==> flow/design.v <==
`timescale 1ns / 1ps
module ALUmod(
    input wire [15:0] A,
    input wire [15:0] B,
    input wire [3:0] opcode,
    output reg [15:0] S,
    input wire [3:0] opext,
    output reg [4:0] CLFZN
    );
always@(A,B,opcode,opext) 
	begin
	  casex({opcode, opext})
	    8'b0000_0101:  
		 begin
		   CLFZN = 0;
		   {CLFZN[4], S} = A + B;
			CLFZN[2] = (~A[15]&~B[15]&S[15]) | (A[15]&B[15]&~S[15]);
		 end
		 8'b0101_xxxx:  
		 begin
			CLFZN = 0;		 
		   {CLFZN[4], S} = A + B;
			CLFZN[2] = (~A[15]&~B[15]&S[15]) | (A[15]&B[15]&S[15]);
		 end
		 8'b0000_0110:  
		 begin
			CLFZN = 0;		 
		   {CLFZN[4], S} = A + B;			 
			CLFZN[2] = CLFZN[4];
		 end
		 8'b0110_xxxx:  
		 begin
			CLFZN = 0;
		   {CLFZN[4],S} = A + B;			 
			CLFZN[2] = CLFZN[4];	 
		 end
		8'b0000_1001:  
		begin
			CLFZN = 0;
			S = B - A;			
			if( A[15] != B[15] && B[15] == S[15]) CLFZN[2] = 1'b1;  
		end
		8'b1001_xxxx:  
		begin
			CLFZN = 0;
			S = B - A;			
			if( A[15] != B[15] && B[15] == S[15]) CLFZN[2] = 1'b1;  
		end 
		8'b0011_xxxx:  
		begin
			CLFZN = {1'b0,
				A > B,
				1'b0,
				A == B,
				$signed(A) > $signed(B)};
			S = 0;
		end 
		8'b1011_xxxx:  
		begin
			CLFZN = {1'b0,
						A > B,
						1'b0,
						A == B,
						$signed(A) > $signed(B)};
		   S = 0;
		end 		
		8'b0000_0001:  
		begin
		   CLFZN = 0;  
			S = A & B;
		end
		8'b0000_0010:  
		begin
			CLFZN = 0; 
			S = A | B;
		end
		8'b0000_0011:  
		begin
			CLFZN = 0;
			S = A ^ B;
		end
		8'b0000_0100:  
		begin
			CLFZN = 0;
			S = !A;
		end
		8'b0000_1100:  
		begin
			CLFZN = 0;
			S = A << 1;
		end
		8'b0000_1110:  
		begin
			CLFZN = 0;
			S = A >> 1;
		end
		8'b1110_xxxx:  
		begin
			CLFZN = 0;
			S = A >> 1;
		end
		8'b0000_0111:  
		begin
			CLFZN = 0;
			S = {A[14:0], A[0]};
		end
		8'b0000_1000:  
		begin
			CLFZN = 0;
			S = {A[15], A[15:1]};
		end
		8'b0000_1101:  
		begin
			CLFZN = 0;
			S = A;
		end
		8'b1000_xxxx:  
		begin
			CLFZN = 0;
			S = A;
		end
		8'b0111_xxxx:  
		begin
			CLFZN = 0;
			S = {A[15:8],B[7:0]};
		end
		default:
		begin
			CLFZN = 0;
			S = 0;
		end
	  endcase
	end
endmodule
`timescale 1ns / 1ps
module BusMux(
    input [1:0] Select,
    input [15:0] InputA,
    input [15:0] InputB,
    input [15:0] InputC,
	 input [15:0] InputD,
    output reg [15:0] Output
    );
	always @(*)
	begin
		case(Select)
			2'h0: Output = InputA;
			2'h1: Output = InputB;
			2'h2: Output = InputC;
			2'h3: Output = InputD;
		endcase
	end
endmodule
module Mux2(
    input [0:0] Select,
    input [15:0] InputA,
    input [15:0] InputB,
    output reg [15:0] Output
    );
	always @(*)
	begin
		case(Select)
			2'h0: Output = InputA;
			2'h1: Output = InputB;
		endcase
	end
endmodule
`timescale 1ns / 1ps
module program_counter(
    input Clock,
    input Reset,
    input increment,
	 input [7:0] In,
    input [15:0] ImmIn,
    input WriteEnable,
    output reg [15:0] PC
    );
always @(posedge Clock, negedge Reset)
begin
	if(~Reset)
		begin
		PC <= 16'H0000;
		end
	else if(WriteEnable == 1'b1)
		begin
		PC <= ImmIn;
		end
	else if(increment == 1'b1)
		begin
		PC <= PC + In;
		PC <= {PC[15],PC[15:0]} + {{9{In[7]}},In[7:0]};
		end
	else
		begin
		PC <= PC;
		end
end
endmodule
`timescale 1ns / 1ps
module Processor_Status_Register(
	 input clock,
	 input reset,
	 input enable,
    input [4:0] CZLFM_in,
    output reg[4:0] CZLFN_out 
    );
always@(posedge clock, negedge reset)
begin
	if (~reset)
		CZLFN_out <= 0;
	else	
	if (enable)
		CZLFN_out <= CZLFM_in;
end
endmodule
`timescale 1ns / 1ps
module Reg16(
    input Clock,
    input Reset,
    input Write,
    input [15:0] In,
    output reg [15:0] Out
    );
	always @(posedge Clock, negedge Reset)
	begin
		if (~Reset)
			Out <= 0;
		else if (Write)
			Out <= In;
	end
endmodule
`timescale 1ns / 1ps
module RegFile2(
    input Clock,
    input Reset,
    input WriteEnable,
    input [3:0] SelectInput,
    input [3:0] SelectA,
    input [3:0] SelectB,
    input [15:0] In,
    output [15:0] A,
    output [15:0] B
    ); 
	 reg [15:0] registers [15:0];
	 always @(posedge Clock, negedge Reset)
	 begin
		if (~Reset)
		begin
		registers[0] <= 16'h0000;
		registers[1] <= 16'h0000;
		registers[2] <= 16'h0000;
		registers[3] <= 16'h0000;
		registers[4] <= 16'h0000;
		registers[5] <= 16'h0000;
		registers[6] <= 16'h0000;
		registers[7] <= 16'h0000;
		registers[8] <= 16'h0000;
		registers[9] <= 16'h0000;
		registers[10] <= 16'h0000;
		registers[11] <= 16'h0000;
		registers[12] <= 16'h0000;
		registers[13] <= 16'h0000;
		registers[14] <= 16'h0000;
		registers[15] <= 16'h0000; 
		end
		else
		begin
			if (WriteEnable)
				registers[SelectInput] <= In;
		end
	end 
	assign A = registers[SelectA];
	assign B = registers[SelectB];
endmodule
`timescale 1ns / 1ps
module SystemClock(
    input Clock,
    input Reset,
    output reg [15:0] Time
    );
	reg [15:0] count;
	always @(posedge Clock, negedge Reset)
	begin
		if (~Reset)
			begin
				Time <= 0;
				count <= 0;
			end
		else
			begin
				if (count > 16'h61a8)
					begin
						Time <= Time + 16'h0001;
						count <= 16'h0000;
					end
				else
					count <= count + 16'h0001;
			end
	end
endmodule
`timescale 1ns / 1ps
module CPU_Controller(
    input Clock,
    input Reset,
    input [15:0] INS,
    input [4:0] PSR,
	 input [7:0] GamePad,
	 input [15:0] SerialDataIn,
	 input SerialValid,
	 input [15:0] Time,
    output reg [3:0] OpCode,
    output reg [3:0] OpExt,
    output reg RegWrite,
    output reg [3:0] RegIn,
    output reg [3:0] RegA,
    output reg [3:0] RegB,
    output reg [15:0] Immediate,
	 output reg [7:0] PCImmediate,
    output reg [1:0] SelALU,
    output reg SelMEM,
    output reg MemRW,
    output reg PCWrite,
    output reg PCIncrement,
    output reg PCReset,
    output reg IRReset,
    output reg IRWrite,
    output reg PSRReset,
	 output reg PSREnable,
	 output reg VGAS_R,
	 output reg VGAS_E,
	 output reg VGAR_R,
	 output reg VGAR_E,
	 output reg SerialWrite,
	 output reg SerialRead
    );
	 reg state;
	always@(posedge Clock, negedge Reset)
	begin
		if (~Reset)
		begin
			state <= 0;
		end
		else
		begin
			state <= ~state;
		end
	end
	always@(*)
	begin
		if (~Reset)
		begin
			OpCode = 0;
			OpExt = 0;
			RegWrite = 0;
			RegA = 0;
			RegB = 0; 
			RegIn = 0;
			Immediate = 0; 
			PCImmediate = 0;
			SelALU = 0;
			SelMEM = 0;
			MemRW = 0;
			PCWrite = 0; 
			PCIncrement = 0;
			PCReset = 0;
			IRReset = 0;
			IRWrite = 0;
			PSRReset = 0;
			PSREnable = 0;
		   VGAS_R = 0;
	      VGAS_E = 0;
	      VGAR_R = 0;
	      VGAR_E = 0;
	      SerialWrite = 0;
			SerialRead = 0;
		end
		else  
		begin
		if (~state)
		begin
			OpCode = 0;
			OpExt = 0;
			RegWrite = 0;
			RegA = 0;
			RegB = 0; 
			RegIn = 0;
			Immediate = 0; 
			PCImmediate = 0;
			SelALU = 0;
			SelMEM = 1;
			MemRW = 0;
			IRWrite = 1;
			PCWrite = 0;
			PCIncrement = 0;
			PCReset = 1;
			IRReset = 1;
			PSRReset = 1;
			PSREnable = 0;
			VGAS_R = 1;
	      VGAS_E = 0;
	      VGAR_R = 1;
	      VGAR_E = 0;
	      SerialWrite = 0;
			SerialRead = 0;
		end
		else
			begin
				PSREnable = 1;
			casex (INS[15:0])
				16'b0000_xxxx_xxxx_xxxx:
					begin
						OpCode = INS[15:12];
						OpExt = INS[11:8];
						RegWrite = 1'b1; 
						RegIn = INS[3:0];
						RegA = INS[7:4];
						RegB = INS[3:0];
						PCImmediate = 8'h01; 
						Immediate = 16'h0000; 
						SelALU = 2'b01; 
						SelMEM = 1'b0; 
						MemRW = 1'b0;
						IRWrite = 1'b0;
						PCWrite = 1'b0;
						PCIncrement = 1'b1; 
						PCReset = 1'b1;
						IRReset = 1'b1;
						PSRReset = 1'b1;
						VGAS_R = 1;
						VGAS_E = 0;
						VGAR_R = 1;
						VGAR_E = 0;
						SerialWrite = 0;
						SerialRead = 0;	
					end
				16'b0001_0000_xxxx_xxxx:
				begin
						OpCode = 4'h0;
						OpExt = 4'h0;
						RegWrite = 1'b0; 
						RegIn = 4'b0;
						RegA = 4'b0;
						RegB = 4'b0;
						if(PSR[1] == 1 || PSR[0] == 1)
							PCImmediate = 8'h01;
						else
							PCImmediate = 8'h02; 
						Immediate = 16'h0000; 
						SelALU = 2'b01; 
						SelMEM = 1'b0; 
						MemRW = 1'b0;
						IRWrite = 1'b0;
						PCWrite = 1'b0;
						PCIncrement = 1'b1; 
						PCReset = 1'b1;
						IRReset = 1'b1;
						PSRReset = 1'b1;
						VGAS_R = 1;
						VGAS_E = 0;
						VGAR_R = 1;
						VGAR_E = 0;
						SerialWrite = 0;
						SerialRead = 0;
				end
				16'b0001_0001_xxxx_xxxx:
				begin
						OpCode = 4'h0;
						OpExt = 4'h0;
						RegWrite = 1'b0; 
						RegIn = 4'b0;
						RegA = 4'b0;
						RegB = 4'b0;
						if(PSR[3] == 1 || PSR[1] == 1)
							PCImmediate = 8'h01;
						else
							PCImmediate = 8'h02; 
						Immediate = 16'h0000; 
						SelALU = 2'b01; 
						SelMEM = 1'b0; 
						MemRW = 1'b0;
						IRWrite = 1'b0;
						PCWrite = 1'b0;
						PCIncrement = 1'b1; 
						PCReset = 1'b1;
						IRReset = 1'b1;
						PSRReset = 1'b1;
						VGAS_R = 1;
						VGAS_E = 0;
						VGAR_R = 1;
						VGAR_E = 0;
						SerialWrite = 0;
						SerialRead = 0;	
				end
				16'b0001_0010_xxxx_xxxx:
				begin
						OpCode = 4'h0;
						OpExt = 4'h0;
						RegWrite = 1'b0; 
						RegIn = 4'b0;
						RegA = 4'b0;
						RegB = 4'b0;
						if(PSR[1] == 1)
							PCImmediate = 8'h01;
						else
							PCImmediate = 8'h02; 
						Immediate = 16'h0000; 
						SelALU = 2'b01; 
						SelMEM = 1'b0; 
						MemRW = 1'b0;
						IRWrite = 1'b0;
						PCWrite = 1'b0;
						PCIncrement = 1'b1; 
						PCReset = 1'b1;
						IRReset = 1'b1;
						PSRReset = 1'b1;
						VGAS_R = 1;
						VGAS_E = 0;
						VGAR_R = 1;
						VGAR_E = 0;
						SerialWrite = 0;
						SerialRead = 0;	
				end
				16'b0001_0011_xxxx_xxxx:
				begin
						OpCode = 4'h0;
						OpExt = 4'h0;
						RegWrite = 1'b0; 
						RegIn = 4'b0;
						RegA = 4'b0;
						RegB = 4'b0;
						if(PSR[1] == 0 && PSR[0] == 0)
							PCImmediate = 8'h01;
						else
							PCImmediate = 8'h02; 
						Immediate = 16'h0000; 
						SelALU = 2'b01; 
						SelMEM = 1'b0; 
						MemRW = 1'b0;
						IRWrite = 1'b0;
						PCWrite = 1'b0;
						PCIncrement = 1'b1; 
						PCReset = 1'b1;
						IRReset = 1'b1;
						PSRReset = 1'b1;
						VGAS_R = 1;
						VGAS_E = 0;
						VGAR_R = 1;
						VGAR_E = 0;
						SerialRead = 0;
						SerialWrite = 0;						
				end
				16'b0001_0100_xxxx_xxxx:
				begin
						OpCode = 4'h0;
						OpExt = 4'h0;
						RegWrite = 1'b0; 
						RegIn = 4'b0;
						RegA = 4'b0;
						RegB = 4'b0;
						if(PSR[3] == 0)
							PCImmediate = 8'h01;
						else
							PCImmediate = 8'h02; 
						Immediate = 16'h0000; 
						SelALU = 2'b01; 
						SelMEM = 1'b0; 
						MemRW = 1'b0;
						IRWrite = 1'b0;
						PCWrite = 1'b0;
						PCIncrement = 1'b1; 
						PCReset = 1'b1;
						IRReset = 1'b1;
						PSRReset = 1'b1;
						VGAS_R = 1;
						VGAS_E = 0;
						VGAR_R = 1;
						VGAR_E = 0;
						SerialRead = 0;
						SerialWrite = 0;						
				end				
				16'b0011_xxxx_xxxx_xxxx:
				begin 
						OpCode = INS[15:12];
						OpExt = INS[11:8];
						RegWrite = 1'b0;
						RegIn = 4'h0;
						RegA = INS[7:4];
						RegB = INS[3:0];
						PCImmediate = 8'h01;
						Immediate = 16'h0000; 
						SelALU = 2'b01; 
						SelMEM = 1'b0; 
						MemRW = 1'b0;
						IRWrite = 1'b0;
						PCWrite = 1'b0;
						PCIncrement = 1'b1; 
						PCReset = 1'b1;
						IRReset = 1'b1;
						PSRReset = 1'b1;
						VGAS_R = 1;
						VGAS_E = 0;
						VGAR_R = 1;
						VGAR_E = 0;
						SerialRead = 0;
						SerialWrite = 0;						
				end
				16'b0101_xxxx_xxxx_xxxx:
				begin
						OpCode = INS[15:12];
						OpExt = INS[11:8];
						RegWrite = 1'b1;
						RegIn = INS[3:0];
						RegA = 4'h0;
						RegB = INS[3:0];
						PCImmediate = 8'h01;
						Immediate = {{8{INS[11]}},INS[11:4]}; 
						SelALU = 2'b00; 
						SelMEM = 1'b0; 
						MemRW = 1'b0;
						IRWrite = 1'b0;
						PCWrite = 1'b0;
						PCIncrement = 1'b1; 
						PCReset = 1'b1;
						IRReset = 1'b1;
						PSRReset = 1'b1;
						VGAS_R = 1;
						VGAS_E = 0;
						VGAR_R = 1;
						VGAR_E = 0;
						SerialRead = 0;
						SerialWrite = 0;						
				end
				16'b0110_xxxx_xxxx_xxxx:
				begin
						OpCode = INS[15:12];
						OpExt = INS[11:8];
						RegWrite = 1'b1;
						RegIn = INS[3:0];
						RegA = 4'h0;
						RegB = INS[3:0];
						PCImmediate = 8'h01;
						Immediate = {{8{1'b0}},INS[11:4]}; 
						SelALU = 2'b00; 
						SelMEM = 1'b0; 
						MemRW = 1'b0;
						IRWrite = 1'b0;
						PCWrite = 1'b0;
						PCIncrement = 1'b1; 
						PCReset = 1'b1;
						IRReset = 1'b1;
						PSRReset = 1'b1;
						VGAS_R = 1;
						VGAS_E = 0;
						VGAR_R = 1;
						VGAR_E = 0;
						SerialRead = 0;
						SerialWrite = 0;						
				end
				16'b0111_xxxx_xxxx_xxxx:
				begin
						OpCode = INS[15:12];
						OpExt = INS[11:8];
						RegWrite = 1'b1;
						RegIn = INS[3:0];
						RegA = 4'h0;
						RegB = INS[3:0];
						PCImmediate = 8'h01;
						Immediate = {INS[11:4],{8{1'b0}}}; 
						SelALU = 2'b00; 
						SelMEM = 1'b0; 
						MemRW = 1'b0;
						IRWrite = 1'b0;
						PCWrite = 1'b0;
						PCIncrement = 1'b1; 
						PCReset = 1'b1;
						IRReset = 1'b1;
						PSRReset = 1'b1;
						VGAS_R = 1;
						VGAS_E = 0;
						VGAR_R = 1;
						VGAR_E = 0;
						SerialRead = 0;
						SerialWrite = 0;						
				end		
				16'b1000_xxxx_xxxx_xxxx:
				begin
						OpCode = INS[15:12];
						OpExt = INS[11:8];
						RegWrite = 1'b1;
						RegIn = INS[3:0];
						RegA = 4'h0;
						RegB = INS[3:0];
						PCImmediate = 8'h01;
						Immediate = {{8{1'b0}},INS[11:4]}; 
						SelALU = 2'b00; 
						SelMEM = 1'b0; 
						MemRW = 1'b0;
						IRWrite = 1'b0;
						PCWrite = 1'b0;
						PCIncrement = 1'b1; 
						PCReset = 1'b1;
						IRReset = 1'b1;
						PSRReset = 1'b1;
						VGAS_R = 1;
						VGAS_E = 0;
						VGAR_R = 1;
						VGAR_E = 0;
						SerialRead = 0;
						SerialWrite = 0;						
				end
				16'b1001_xxxx_xxxx_xxxx:
				begin
						OpCode = INS[15:12];
						OpExt = INS[11:8];
						RegWrite = 1'b1;
						RegIn = INS[3:0];
						RegA = 4'h0;
						RegB = INS[3:0];
						PCImmediate = 8'h01;
						Immediate = {{8{INS[11]}},INS[11:4]}; 
						SelALU = 2'b00; 
						SelMEM = 1'b0; 
						MemRW = 1'b0;
						IRWrite = 1'b0;
						PCWrite = 1'b0;
						PCIncrement = 1'b1; 
						PCReset = 1'b1;
						IRReset = 1'b1;
						PSRReset = 1'b1;
						VGAS_R = 1;
						VGAS_E = 0;
						VGAR_R = 1;
						VGAR_E = 0;
						SerialRead = 0;
						SerialWrite = 0;						
				end
				16'b1010_0000_xxxx_xxxx:
				begin
						OpCode = 4'h0;
						OpExt = 4'h0;
						RegWrite = 1'b0; 
						RegIn = 4'b0;
						RegA = 4'b0;
						RegB = 4'b0;
						if(PSR[1] == 1 || PSR[0] == 1)
							PCImmediate = INS[7:0];
						else
							PCImmediate = 8'h01; 
						Immediate = 16'h0000; 
						SelALU = 2'b01; 
						SelMEM = 1'b0; 
						MemRW = 1'b0;
						IRWrite = 1'b0;
						PCWrite = 1'b0;
						PCIncrement = 1'b1; 
						PCReset = 1'b1;
						IRReset = 1'b1;
						PSRReset = 1'b1;
						VGAS_R = 1;
						VGAS_E = 0;
						VGAR_R = 1;
						VGAR_E = 0;
						SerialRead = 0;
						SerialWrite = 0;						
				end
				16'b1010_0001_xxxx_xxxx:
				begin
						OpCode = 4'h0;
						OpExt = 4'h0;
						RegWrite = 1'b0; 
						RegIn = 4'b0;
						RegA = 4'b0;
						RegB = 4'b0;
						if(PSR[3] == 1 || PSR[1] == 1)
							PCImmediate = INS[7:0];
						else
							PCImmediate = 8'h01; 
						Immediate = 16'h0000; 
						SelALU = 2'b01; 
						SelMEM = 1'b0; 
						MemRW = 1'b0;
						IRWrite = 1'b0;
						PCWrite = 1'b0;
						PCIncrement = 1'b1; 
						PCReset = 1'b1;
						IRReset = 1'b1;
						PSRReset = 1'b1;
						VGAS_R = 1;
						VGAS_E = 0;
						VGAR_R = 1;
						VGAR_E = 0;
						SerialRead = 0;
						SerialWrite = 0;						
				end
				16'b1010_0010_xxxx_xxxx:
				begin
						OpCode = 4'h0;
						OpExt = 4'h0;
						RegWrite = 1'b0; 
						RegIn = 4'b0;
						RegA = 4'b0;
						RegB = 4'b0;
						if(PSR[1] == 1)
							PCImmediate = INS[7:0];
						else
							PCImmediate = 8'h01; 
						Immediate = 16'h0000; 
						SelALU = 2'b01; 
						SelMEM = 1'b0; 
						MemRW = 1'b0;
						IRWrite = 1'b0;
						PCWrite = 1'b0;
						PCIncrement = 1'b1; 
						PCReset = 1'b1;
						IRReset = 1'b1;
						PSRReset = 1'b1;
						VGAS_R = 1;
						VGAS_E = 0;
						VGAR_R = 1;
						VGAR_E = 0;
						SerialRead = 0;
						SerialWrite = 0;						
				end
				16'b1010_0011_xxxx_xxxx:
				begin
						OpCode = 4'h0;
						OpExt = 4'h0;
						RegWrite = 1'b0; 
						RegIn = 4'b0;
						RegA = 4'b0;
						RegB = 4'b0;
						if(PSR[1] == 0 && PSR[0] == 0)
							PCImmediate = INS[7:0];
						else
							PCImmediate = 8'h01; 
						Immediate = 16'h0000; 
						SelALU = 2'b01; 
						SelMEM = 1'b0; 
						MemRW = 1'b0;
						IRWrite = 1'b0;
						PCWrite = 1'b0;
						PCIncrement = 1'b1; 
						PCReset = 1'b1;
						IRReset = 1'b1;
						PSRReset = 1'b1;
						VGAS_R = 1;
						VGAS_E = 0;
						VGAR_R = 1;
						VGAR_E = 0;
						SerialRead = 0;
						SerialWrite = 0;						
				end
				16'b1010_0100_xxxx_xxxx:
				begin
						OpCode = 4'h0;
						OpExt = 4'h0;
						RegWrite = 1'b0; 
						RegIn = 4'b0;
						RegA = 4'b0;
						RegB = 4'b0;
						if(PSR[3] == 0)
							PCImmediate = INS[7:0];
						else
							PCImmediate = 8'h01; 
						Immediate = 16'h0000; 
						SelALU = 2'b01; 
						SelMEM = 1'b0; 
						MemRW = 1'b0;
						IRWrite = 1'b0;
						PCWrite = 1'b0;
						PCIncrement = 1'b1; 
						PCReset = 1'b1;
						IRReset = 1'b1;
						PSRReset = 1'b1;
						VGAS_R = 1;
						VGAS_E = 0;
						VGAR_R = 1;
						VGAR_E = 0;
						SerialRead = 0;
						SerialWrite = 0;						
				end
				16'b1010_0101_xxxx_xxxx:
				begin
						OpCode = 4'h0;
						OpExt = 4'h0;
						RegWrite = 1'b0; 
						RegIn = 4'b0;
						RegA = 4'b0;
						RegB = 4'b0;
						PCImmediate = INS[7:0]; 
						Immediate = 16'h0000; 
						SelALU = 2'b01; 
						SelMEM = 1'b0; 
						MemRW = 1'b0;
						IRWrite = 1'b0;
						PCWrite = 1'b0;
						PCIncrement = 1'b1; 
						PCReset = 1'b1;
						IRReset = 1'b1;
						PSRReset = 1'b1;
						VGAS_R = 1;
						VGAS_E = 0;
						VGAR_R = 1;
						VGAR_E = 0;
						SerialRead = 0;
						SerialWrite = 0;						
				end				
				16'b1100_0000_xxxx_xxxx:
				begin
						OpCode = 4'b0000;
						OpExt = 4'b1101;
						RegWrite = 1'b0; 
						RegIn = 4'b0;
						RegA = INS[7:4];
						RegB = 4'b0;
						PCImmediate = 8'h00;
						Immediate = 16'h0000; 
						SelALU = 2'b01; 
						SelMEM = 1'b0; 
						MemRW = 1'b0;
						IRWrite = 1'b0;
						PCWrite = 1'b1;
						PCIncrement = 1'b0; 
						PCReset = 1'b1;
						IRReset = 1'b1;
						PSRReset = 1'b1;
						VGAS_R = 1;
						VGAS_E = 0;
						VGAR_R = 1;
						VGAR_E = 0;
						SerialRead = 0;
						SerialWrite = 0;						
				end
				16'b1100_0001_xxxx_xxxx:
				begin
						OpCode = 4'b0000;
						OpExt = 4'b1101;
						RegWrite = 1'b1; 
						RegIn = INS[3:0];
						RegA = 4'b0;
						RegB = 4'b0;
						PCImmediate = 8'h01;
						Immediate = 16'h0000; 
						SelALU = 2'b11; 
						SelMEM = 1'b0; 
						MemRW = 1'b0;
						IRWrite = 1'b0;
						PCWrite = 1'b0;
						PCIncrement = 1'b1; 
						PCReset = 1'b1;
						IRReset = 1'b1;
						PSRReset = 1'b1;
						VGAS_R = 1;
						VGAS_E = 0;
						VGAR_R = 1;
						VGAR_E = 0;
						SerialRead = 0;
						SerialWrite = 0;						
				end
				16'b1011_xxxx_xxxx_xxxx:
				begin 
						OpCode = INS[15:12];
						OpExt = INS[11:8];
						RegWrite = 1'b0;
						RegIn = 4'h0;
						RegA = INS[7:4];
						RegB = INS[3:0];
						PCImmediate = 8'h01;
						Immediate = {{8{INS[11]}},INS[11:4]}; 
						SelALU = 2'b00; 
						SelMEM = 1'b0; 
						MemRW = 1'b0;
						IRWrite = 1'b0;
						PCWrite = 1'b0;
						PCIncrement = 1'b1; 
						PCReset = 1'b1;
						IRReset = 1'b1;
						PSRReset = 1'b1;
						VGAS_R = 1;
						VGAS_E = 0;
						VGAR_R = 1;
						VGAR_E = 0;
						SerialRead = 0;
						SerialWrite = 0;						
				end
				16'b0100_0000_XXXX_XXXX:
				begin
						OpCode = 4'b0000;
						OpExt = 4'b1101;
						RegWrite = 1'b1;
						RegIn = INS[3:0];
						RegA = 4'h0;
						RegB = INS[7:4];
						PCImmediate = 8'h01;
						Immediate = 16'h0000; 
						SelALU = 2'b10; 
						SelMEM = 1'b0; 
						MemRW = 1'b0;
						IRWrite = 1'b0;
						PCWrite = 1'b0;
						PCIncrement = 1'b1; 
						PCReset = 1'b1;
						IRReset = 1'b1;
						PSRReset = 1'b1;
						VGAS_R = 1;
						VGAS_E = 0;
						VGAR_R = 1;
						VGAR_E = 0;
						SerialRead = 0;
						SerialWrite = 0;						
				end
				16'b0100_0001_XXXX_XXXX:
				begin
						OpCode = 4'b0000;
						OpExt = 4'b1101;
						RegWrite = 1'b0;
						RegIn = 4'h0;
						RegA = INS[3:0];
						RegB = INS[7:4];
						PCImmediate = 8'h01;
						Immediate = 16'h0000; 
						SelALU = 2'b01; 
						SelMEM = 1'b0; 
						MemRW = 1'b1;
						IRWrite = 1'b1;
						PCWrite = 1'b0;
						PCIncrement = 1'b1; 
						PCReset = 1'b1;
						IRReset = 1'b1;
						PSRReset = 1'b1;
						VGAS_R = 1;
						VGAS_E = 0;
						VGAR_R = 1;
						VGAR_E = 0;
						SerialRead = 0;
						SerialWrite = 0;						
				end
				16'b1101_0000_xxxx_xxxx:
				begin
						OpCode = 4'b0000;
						OpExt = 4'b1101;
						RegWrite = 1'b0;
						RegIn = 4'h0;
						RegA = INS[7:4];
						RegB = 4'h0;
						PCImmediate = 8'h01;
						Immediate = 16'h0000; 
						SelALU = 2'b01; 
						SelMEM = 1'b0; 
						MemRW = 1'b0;
						IRWrite = 1'b0;
						PCWrite = 1'b0;
						PCIncrement = 1'b1; 
						PCReset = 1'b1;
						IRReset = 1'b1;
						PSRReset = 1'b1;
						VGAS_R = 1;
						VGAS_E = 1;
						VGAR_R = 1;
						VGAR_E = 0;
						SerialRead = 0;
						SerialWrite = 0;						
				end	
				16'b1101_0001_xxxx_xxxx:
				begin
						OpCode = 4'b0000;
						OpExt = 4'b1101;
						RegWrite = 1'b0;
						RegIn = 4'h0;
						RegA = INS[7:4];
						RegB = 4'h0;
						PCImmediate = 8'h01;
						Immediate = 16'h0000; 
						SelALU = 2'b01; 
						SelMEM = 1'b0; 
						MemRW = 1'b0;
						IRWrite = 1'b0;
						PCWrite = 1'b0;
						PCIncrement = 1'b1; 
						PCReset = 1'b1;
						IRReset = 1'b1;
						PSRReset = 1'b1;
						VGAS_R = 1;
						VGAS_E = 0;
						VGAR_R = 1;
						VGAR_E = 1;
						SerialRead = 0;
						SerialWrite = 0;						
				end	
				16'b1101_0010_xxxx_xxxx:
				begin
						OpCode = 4'b0000;
						OpExt = 4'b1101;
						RegWrite = SerialValid; 
						RegIn = INS[3:0];
						RegA = 4'b0;
						RegB = 4'b0;
						if(~SerialValid)
							PCImmediate = 8'h01;
						else
							PCImmediate = 8'h02; 
						Immediate = SerialDataIn; 
						SelALU = 2'b00; 
						SelMEM = 1'b0; 
						MemRW = 1'b0;
						IRWrite = 1'b0;
						PCWrite = 1'b0;
						PCIncrement = 1'b1; 
						PCReset = 1'b1;
						IRReset = 1'b1;
						PSRReset = 1'b1;
						VGAS_R = 1;
						VGAS_E = 0;
						VGAR_R = 1;
						VGAR_E = 0;
						SerialRead = 1;
						SerialWrite = 0;						
				end
				16'b1101_0011_xxxx_xxxx:
				begin
						OpCode = 4'b0000;
						OpExt = 4'b1101;
						RegWrite = 1'b0; 
						RegIn = 4'b0;
						RegA = INS[7:4];
						RegB = 4'b0;
						PCImmediate = 8'h01; 
						Immediate = 16'h0000; 
						SelALU = 2'b01; 
						SelMEM = 1'b0; 
						MemRW = 1'b0;
						IRWrite = 1'b0;
						PCWrite = 1'b0;
						PCIncrement = 1'b1; 
						PCReset = 1'b1;
						IRReset = 1'b1;
						PSRReset = 1'b1;
						VGAS_R = 1;
						VGAS_E = 0;
						VGAR_R = 1;
						VGAR_E = 0;
						SerialRead = 0;
						SerialWrite = 1;						
				end				
				16'b1101_0100_xxxx_xxxx:
				begin
						OpCode = 4'b0000;
						OpExt = 4'b1101;
						RegWrite = 1'b1;
						RegIn = INS[3:0];
						RegA = 4'h0;
						RegB = 4'h0;
						PCImmediate = 8'h01;
						Immediate = {8'h00,GamePad[7:0]}; 
						SelALU = 2'b00; 
						SelMEM = 1'b0; 
						MemRW = 1'b0;
						IRWrite = 1'b0;
						PCWrite = 1'b0;
						PCIncrement = 1'b1; 
						PCReset = 1'b1;
						IRReset = 1'b1;
						PSRReset = 1'b1;
						VGAS_R = 1;
						VGAS_E = 0;
						VGAR_R = 1;
						VGAR_E = 0;
						SerialRead = 0;
						SerialWrite = 0;						
				end
				16'b1101_0101_xxxx_xxxx:
				begin
						OpCode = 4'b0000;
						OpExt = 4'b1101;
						RegWrite = 1'b1;
						RegIn = INS[3:0];
						RegA = 4'h0;
						RegB = 4'h0;
						PCImmediate = 8'h01;
						Immediate = Time; 
						SelALU = 2'b00; 
						SelMEM = 1'b0; 
						MemRW = 1'b0;
						IRWrite = 1'b0;
						PCWrite = 1'b0;
						PCIncrement = 1'b1; 
						PCReset = 1'b1;
						IRReset = 1'b1;
						PSRReset = 1'b1;
						VGAS_R = 1;
						VGAS_E = 0;
						VGAR_R = 1;
						VGAR_E = 0;
						SerialRead = 0;
						SerialWrite = 0;						
				end								
				16'bXXXX_XXXX_XXXX_XXXX:
				begin
						OpCode = 0;
						OpExt = 0;
						RegWrite = 1'b0;
						RegIn = 0;
						RegA = 0;
						RegB = 0;
						PCImmediate = 8'h01;
						Immediate = {{8{1'b1}},INS[11:4]}; 
						SelALU = 2'b00; 
						SelMEM = 2'b00; 
						MemRW = 1'b0;
						IRWrite = 1'b0;
						PCWrite = 1'b0;
						PCIncrement = 1'b1; 
						PCReset = 1'b1;
						IRReset = 1'b1;
						PSRReset = 1'b1;
						VGAS_R = 1;
						VGAS_E = 0;
						VGAR_R = 1;
						VGAR_E = 0;
						SerialRead = 0;
						SerialWrite = 0;						
				end
			endcase
			end
		end
	end
endmodule
`timescale 1ns / 1ps
module CPU(
    input Clock,
    input Reset,
    input [15:0] Mem_Data,
	 input SerialValid,
	 input [15:0] SerialDataIn,
	 input [7:0] GamePad,
    output [15:0] Mem_Addr,
    output Mem_Write,
    output [15:0] Data_Out,
	 output [15:0] VGA_Start,
	 output [15:0] VGA_Row,
	 output SerialSend,
	 output SerialRead,
	 output [15:0] SerialDataOut
    );
	 wire [15:0] INS_TO_CPU;
	 wire [4:0] PSR_TO_CPU;
	 wire [3:0] OpCode;
	 wire [3:0] OpExt;
	 wire [3:0] RegIn;
	 wire [3:0] RegA;
	 wire [3:0] RegB;
	 wire [15:0] Immediate;
	 wire [7:0] PCImmediate;
	 wire [1:0] SelALU;
	 wire [15:0] A_to_Mux;
	 wire [15:0] A_to_ALU;
	 wire [15:0] B;
	 wire [15:0] S;
	 wire [15:0] PC_OUT;
	 wire [4:0] ALU_TO_PSR;
	 wire [15:0] Time;
	 CPU_Controller CPU_Control(Clock, Reset, INS_TO_CPU, PSR_TO_CPU, 
											GamePad, SerialDataIn, SerialValid, Time,
											OpCode, OpExt, RegWrite, RegIn, RegA, RegB, 
											Immediate, PCImmediate, SelALU, SelMEM, 
											Mem_Write, PCWrite, PCIncrement, 
											PCReset, IRReset, IRWrite, PSRReset, PSREnable,
											VGAS_R, VGAS_E, VGAR_R, VGAR_E,
											SerialSend, SerialRead);
	 RegFile2 rf(Clock, Reset, RegWrite, RegIn, RegA, RegB, S, A_to_Mux, B);
	 ALUmod brain(A_to_ALU, B, OpCode, S, OpExt, ALU_TO_PSR);
	 BusMux alu_mux(SelALU, Immediate, A_to_Mux, Mem_Data, PC_OUT, A_to_ALU);
	 Mux2 mem_mux(SelMEM, B, PC_OUT, Mem_Addr);
	 program_counter pc(Clock, PCReset, PCIncrement, PCImmediate, S, PCWrite, PC_OUT);
	 Processor_Status_Register psr( Clock, PSRReset, PSREnable, ALU_TO_PSR, PSR_TO_CPU);
	 Reg16 InstructionRegister( Clock, IRReset,IRWrite, Mem_Data, INS_TO_CPU);
	 Reg16 VGASRegister( Clock, VGAS_R, VGAS_E, S, VGA_Start);
	 Reg16 VGARRegister( Clock, VGAR_R, VGAR_E, S, VGA_Row);
	 SystemClock timer(Clock, Reset, Time);
	 assign Data_Out = S;
	 assign SerialDataOut = S;
endmodule
======== Step by step through the tools: CPU ========
The steps from the RTL of CPU to its reports follow in flow order.
Line numbers count from 1 in the design file above.
Library cell names are shortened.
The mark n/a stands for no value.
inputs
  design top .............................. CPU
  clock ................................... Clock
  cell library ............................ sky130hd
  corner .................................. tt_025C_1v80

======== After elaboration ========
Counts by Yosys on the flattened word-level netlist (proc, flatten, opt, wreduce). Print and check cells are left out.
cells by class
  multiply operators ...................... 0
  equal/unequal tests ..................... 99
  reductions and logical operators ........ 43
  multiplexer cells ....................... 78
  divide/modulo/power cells ............... 0
  shift-type cells ........................ 0
  magnitude comparators ................... 3
  bitwise operators ....................... 17
  add/subtract/negate cells ............... 5
operators with widths
  operator                                       count
  case mux 16 bit (select 16 bit)                2
  case mux 16 bit (select 12 bit)                1
  equality test 4 bit with constant B            31
  equality test 8 bit with constant B            14
  case mux 16 bit (select 7 bit)                 1
  case mux 8 bit (select 13 bit)                 1
  two-way mux 16 bit                             5
  equality test 4 x 3 -> 1 bit with constant B   18
  case mux 16 bit (select 4 bit)                 1
  two-way mux 8 bit                              7
  two-way mux 4 bit                              12
  equality test 8 x 4 -> 1 bit with constant B   5
  equality test 8 x 5 -> 1 bit with constant B   5
  adder 16 x 1 -> 16 bit with constant B         2
  > comparator 16 bit                            2
  AND reduction 2 bit                            16
  equality test 4 x 2 -> 1 bit with constant B   8
  equality test 8 x 3 -> 1 bit with constant B   4
  case mux 16 bit (select 2 bit)                 1
  two-way mux 1 bit                              32
  case mux 4 bit (select 2 bit)                  3
  OR reduction 10 bit                            2
  OR reduction 20 bit                            1
  OR reduction 18 bit                            1
  two-way mux 2 bit                              9
  adder 16 x 16 -> 17 bit                        1
  > comparator 16 x 15 -> 1 bit with constant B  1
  subtractor 16 bit                              1
Not listed: further kinds 31, cells in them 58.
word-level totals
  memories kept ........................... 0
  clocked read ports x word width ......... 0
  memory bits (writable) .................. 0
  word-level cells ........................ 269
  bits in latches ......................... 0
  flip-flop bits (word level) ............. 357
  bits in read-only memories .............. 0
  output and inout bits ................... 83

======== Longest topological paths ========
Yosys ltp: most cells in a row. Word level: on the elaborated netlist, between registers, memories and ports. Mapped: between sequential cells and ports; inverters and the memories' decode and read muxes count.
depth
  word-level depth ........................ 13
  ABC_AREA ................................ 0
  depth in mapped cells ................... 30

======== Netlist ========
Yosys stat after the flow's synthesis: flattened, memories mapped to cells. It holds for the ABC_AREA given above (unset counts as 0); a run with the other value may have another netlist.
The area totals of this step are shown rounded.
mapped netlist
  standard cells after synthesis .......... 2645
  sequential area ......................... 8909 µm²
  flip-flops .............................. 356
  chip area (Yosys) ....................... 23500 µm²
cell types
  cell      count  area in all (µm²)
  dfrtp_1   356    8.91E+03
  mux2_2    128    1.44E+03
  a21oi_1   213    1.07E+03
  ha_1      82     1.03E+03
  nor2_1    260    975.936
  o21ai_0   169    845.811
  nand2_1   205    769.488
  a22oi_1   100    750.72
  clkbuf_1  163    611.837
  a222oi_1  47     470.451
  a221oi_1  39     341.578
  nand3_1   68     340.326
  inv_1     88     330.317
  a22o_1    28     245.235
  and3_1    38     237.728
  nand4_1   32     200.192
  nor3_1    38     190.182
  xnor2_1   20     175.168
Not listed: further types 83, cells in them 571.
By module: a second synthesis without flattening, with its own total; a netlist apart from the flattened one above.
unflattened totals
  cells (unflattened synthesis) ........... 2391
  area (unflattened synthesis) ............ 24900 µm²
Each row is one instance without its submodules.
modules
  module                     area (µm²)  times used  cells  sequential area (µm²)
  RegFile2                   13840       1           1170   6406
  ALUmod                     3570        1           505    0.0
  Reg16                      649.4       3           34     400.4
  CPU_Controller             1540        1           236    25.0
  SystemClock                1526        1           139    800.8
  program_counter            1498        1           175    400.4
  BusMux                     424.2       1           20     0.0
  Mux2                       249.0       1           18     0.0
  Processor_Status_Register  181.4       1           10     125.1
  CPU                        120.1       1           16     0.0

======== Worst setup path after synthesis ========
OpenSTA on the mapped netlist: ideal clock, no wires. The path of least setup slack (recovery checks aside). Input and output delay are each 20% of the period. Register names are those of the netlist, which keeps one name where synthesis merged equal registers.
path after synthesis
  path type ............................... input to output
  start point ............................. input port Reset
  end point ............................... output port SerialDataOut[14]
  time at the first pin ................... 2600 ps
  path slack .............................. 2207 ps
  external input delay .................... 2600 ps
  period .................................. 13000 ps
  external output delay ................... 2600 ps
  path buffers ............................ 7
  arrival time ............................ 8193 ps
  stages .................................. 28
  path delay .............................. 5593 ps
  synthesis period reached ................ 10793 ps
"path delay" = arrival - input delay + setup time.
A path that ends at an output port has no setup time.
"stages": output pins that drive a net of the path, with the launching flip-flop's if there is one; two outputs of one cell count as two.
"synthesis period reached" is the clock period less the worst setup slack; recovery checks do not enter. This is arithmetic on one report: input and output delays are still those of the set period (20% each).
Between the ends stands the longest chain of elaborated cells between them, by number of cells; it is not shown to be the way that was timed. Of several equally long chains one is given.
Each line given opens the expression or statement behind the cell; cells for indexed reads and writes are added by Yosys, which also makes memories of some case tables.
on the way, after synthesis
  cell sequence ........................... clkbuf_1 > and2_1 > buf_2 > nand2_1 > a311o_1 > a21oi_1 > buf_2 > buf_1 > a22oi_1 > o22a_1 > a31o_2 > inv_1 > ha_1 > inv_1 > fa_1 > nor2b_1 > o21ai_0 > a21oi_1 > o211ai_1 > a2111oi_0 > o31ai_1 > o31ai_1 > o221a_2 > o2111a_1 > clkbuf_1 > clkbuf_1 > inv_1 > buf_4
  cells in the longest elaborated chain ... 6
ends and longest elaborated chain, after synthesis
  what                             RTL line  source
  start: declaration               1231      input Reset,
  two-way mux 4 bit                350       if (~Reset)
  equality test 4 bit              272       assign A = registers[SelectA];
  case mux 16 bit (select 16 bit)  272
  case mux 16 bit (select 4 bit)   146       case(Select)
  subtractor 16 bit                40        S = B - A;
  case mux 16 bit (select 12 bit)  12        casex({opcode, opext})
  end: declaration                 1243      output [15:0] SerialDataOut
Nets of the timed path that keep an RTL name, with a line that drives or declares them; the list need not be complete.
nets with RTL names, path after synthesis
  net           RTL line
  Data_Out[14]  12

======== Path in the finished layout ========
From the final timing report of run A: the path of least setup slack in the routed layout; clock arrival at registers is part of the times.
The path's times are printed in steps of 10 ps; the period is the one set.
path after layout
  path type ............................... input to output
  start point ............................. input port Reset
  end point ............................... output port SerialDataOut[15]
  period .................................. 12800 ps
  external output delay ................... 2560 ps
  external input delay .................... 2560 ps
  stages .................................. 24
  path buffers ............................ 4
  path slack .............................. 1120 ps
  arrival time ............................ 9120 ps
  time at the first pin ................... 2560 ps
Between the ends stands the longest chain of elaborated cells between them, by number of cells; it is not shown to be the way that was timed. Of several equally long chains one is given.
on the way, after layout
  cell sequence ........................... buf_12 > and2_4 > nand4_1 > nor2_1 > or2_1 > buf_4 > a222oi_1 > o22ai_1 > or4b_1 > nand2_2 > inv_1 > ha_1 > nor2b_1 > o21ai_0 > a21boi_0 > o2111ai_1 > and3_1 > o41ai_1 > nand2_1 > nor4_1 > a21oi_1 > nand4_1 > buf_4 > clkdlybuf4s50_1
  cells in the longest elaborated chain ... 6
ends and longest elaborated chain, after layout
  what                             RTL line  source
  start: declaration               1231      input Reset,
  two-way mux 4 bit                350       if (~Reset)
  equality test 4 bit              272       assign A = registers[SelectA];
  case mux 16 bit (select 16 bit)  272
  case mux 16 bit (select 4 bit)   146       case(Select)
  subtractor 16 bit                40        S = B - A;
  case mux 16 bit (select 12 bit)  12        casex({opcode, opext})
  end: declaration                 1243      output [15:0] SerialDataOut

==> results <==
Module CPU, platform sky130hd: 5 stored runs of the flow (Yosys, OpenROAD) with differing settings, in no particular order. Input and output delays are each 20% of the period that was set; the output load is 0.01 pF.
By "clock period reached" is meant the clock period of the run minus its worst setup slack. This is arithmetic on one report: input and output delays are still those of the set period (20% each).
"worst path time" = time allowed to the worst setup path (clock period - input delay - output delay, where it has them) - its slack; a late launch clock adds to it, a late capture clock takes from it.
By "overall power" is meant OpenSTA's value without simulated activity: inputs other than the clock are taken to toggle once in ten clock periods, and the tool carries that through the logic.
"worst path time" is known to 10 ps.
The results are shown rounded.

---- run A ----
settings
  CORE_UTILIZATION = 40
  PLACE_DENSITY = 0.6
  SETUP_SLACK_MARGIN = 0.88
  period_ns = 12.8
  CAP_MARGIN = 20
  CORE_MARGIN = 2
  SLEW_MARGIN = 20
results
  mapped cell area after synthesis ........ 23500 µm²
  worst path time ......................... 6560 ps
  kind of the worst setup path ............ input to output
  post-route utilization .................. 47.3 %
  clock period reached .................... 11684 ps
  standard-cell area after layout ......... 27390 µm²
  total negative setup slack .............. 0 ps
  die footprint ........................... 60700 µm²
  smallest hold slack ..................... 482 ps
  smallest setup slack .................... 1116 ps
  overall power ........................... 4829 uW

---- run B ----
settings
  ABC_AREA = 1
  CAP_MARGIN = 40
  CELL_PAD_IN_SITES_GLOBAL_PLACEMENT = 2
  CORE_ASPECT_RATIO = 1.92
  CORE_UTILIZATION = 72
  CTS_CLUSTER_SIZE = 73
  GPL_ROUTABILITY_DRIVEN = 0
  GPL_TIMING_DRIVEN = 1
  PLACE_DENSITY_LB_ADDON = 0.05
  SETUP_SLACK_MARGIN = -0.28
  SLEW_MARGIN = 25
  period_ns = 14.3
  CORE_MARGIN = 2
results
  stopped before the end: placement reported FLW-0024

---- run C ----
settings
  CAP_MARGIN = 35
  CELL_PAD_IN_SITES_DETAIL_PLACEMENT = 2
  CELL_PAD_IN_SITES_GLOBAL_PLACEMENT = 2
  CORE_MARGIN = 6
  CORE_UTILIZATION = 33
  CTS_CLUSTER_DIAMETER = 172
  CTS_CLUSTER_SIZE = 21
  GPL_TIMING_DRIVEN = 0
  MAX_ROUTING_LAYER = met5
  PLACE_DENSITY_LB_ADDON = 0.16
  SLEW_MARGIN = 15
  period_ns = 7.09
results
  mapped cell area after synthesis ........ 23500 µm²
  worst path time ......................... 7120 ps
  kind of the worst setup path ............ register to output
  post-route utilization .................. 45.7 %
  clock period reached .................... 8540 ps
  standard-cell area after layout ......... 32090 µm²
  total negative setup slack .............. -33620 ps
  die footprint ........................... 77750 µm²
  smallest hold slack ..................... 481 ps
  smallest setup slack .................... -1450 ps
  overall power ........................... 9626 uW

---- run D ----
settings
  CAP_MARGIN = 35
  CORE_UTILIZATION = 38
  MAX_ROUTING_LAYER = met4
  PLACE_DENSITY = 0.6
  period_ns = 13.0
  CORE_MARGIN = 2
  SLEW_MARGIN = 20
results
  mapped cell area after synthesis ........ 23500 µm²
  worst path time ......................... 7270 ps
  kind of the worst setup path ............ input to output
  post-route utilization .................. 44.9 %
  clock period reached .................... 12474 ps
  standard-cell area after layout ......... 27570 µm²
  total negative setup slack .............. 0 ps
  die footprint ........................... 63840 µm²
  smallest hold slack ..................... 477 ps
  smallest setup slack .................... 526 ps
  overall power ........................... 4773 uW

---- run E ----
settings
  GPL_TIMING_DRIVEN = 0
  MIN_ROUTING_LAYER = met2
  SLEW_MARGIN = 5
  period_ns = 13.0
  CAP_MARGIN = 20
  CORE_MARGIN = 2
  CORE_UTILIZATION = 40
results
  stopped before the end: routing reported GRT-0116
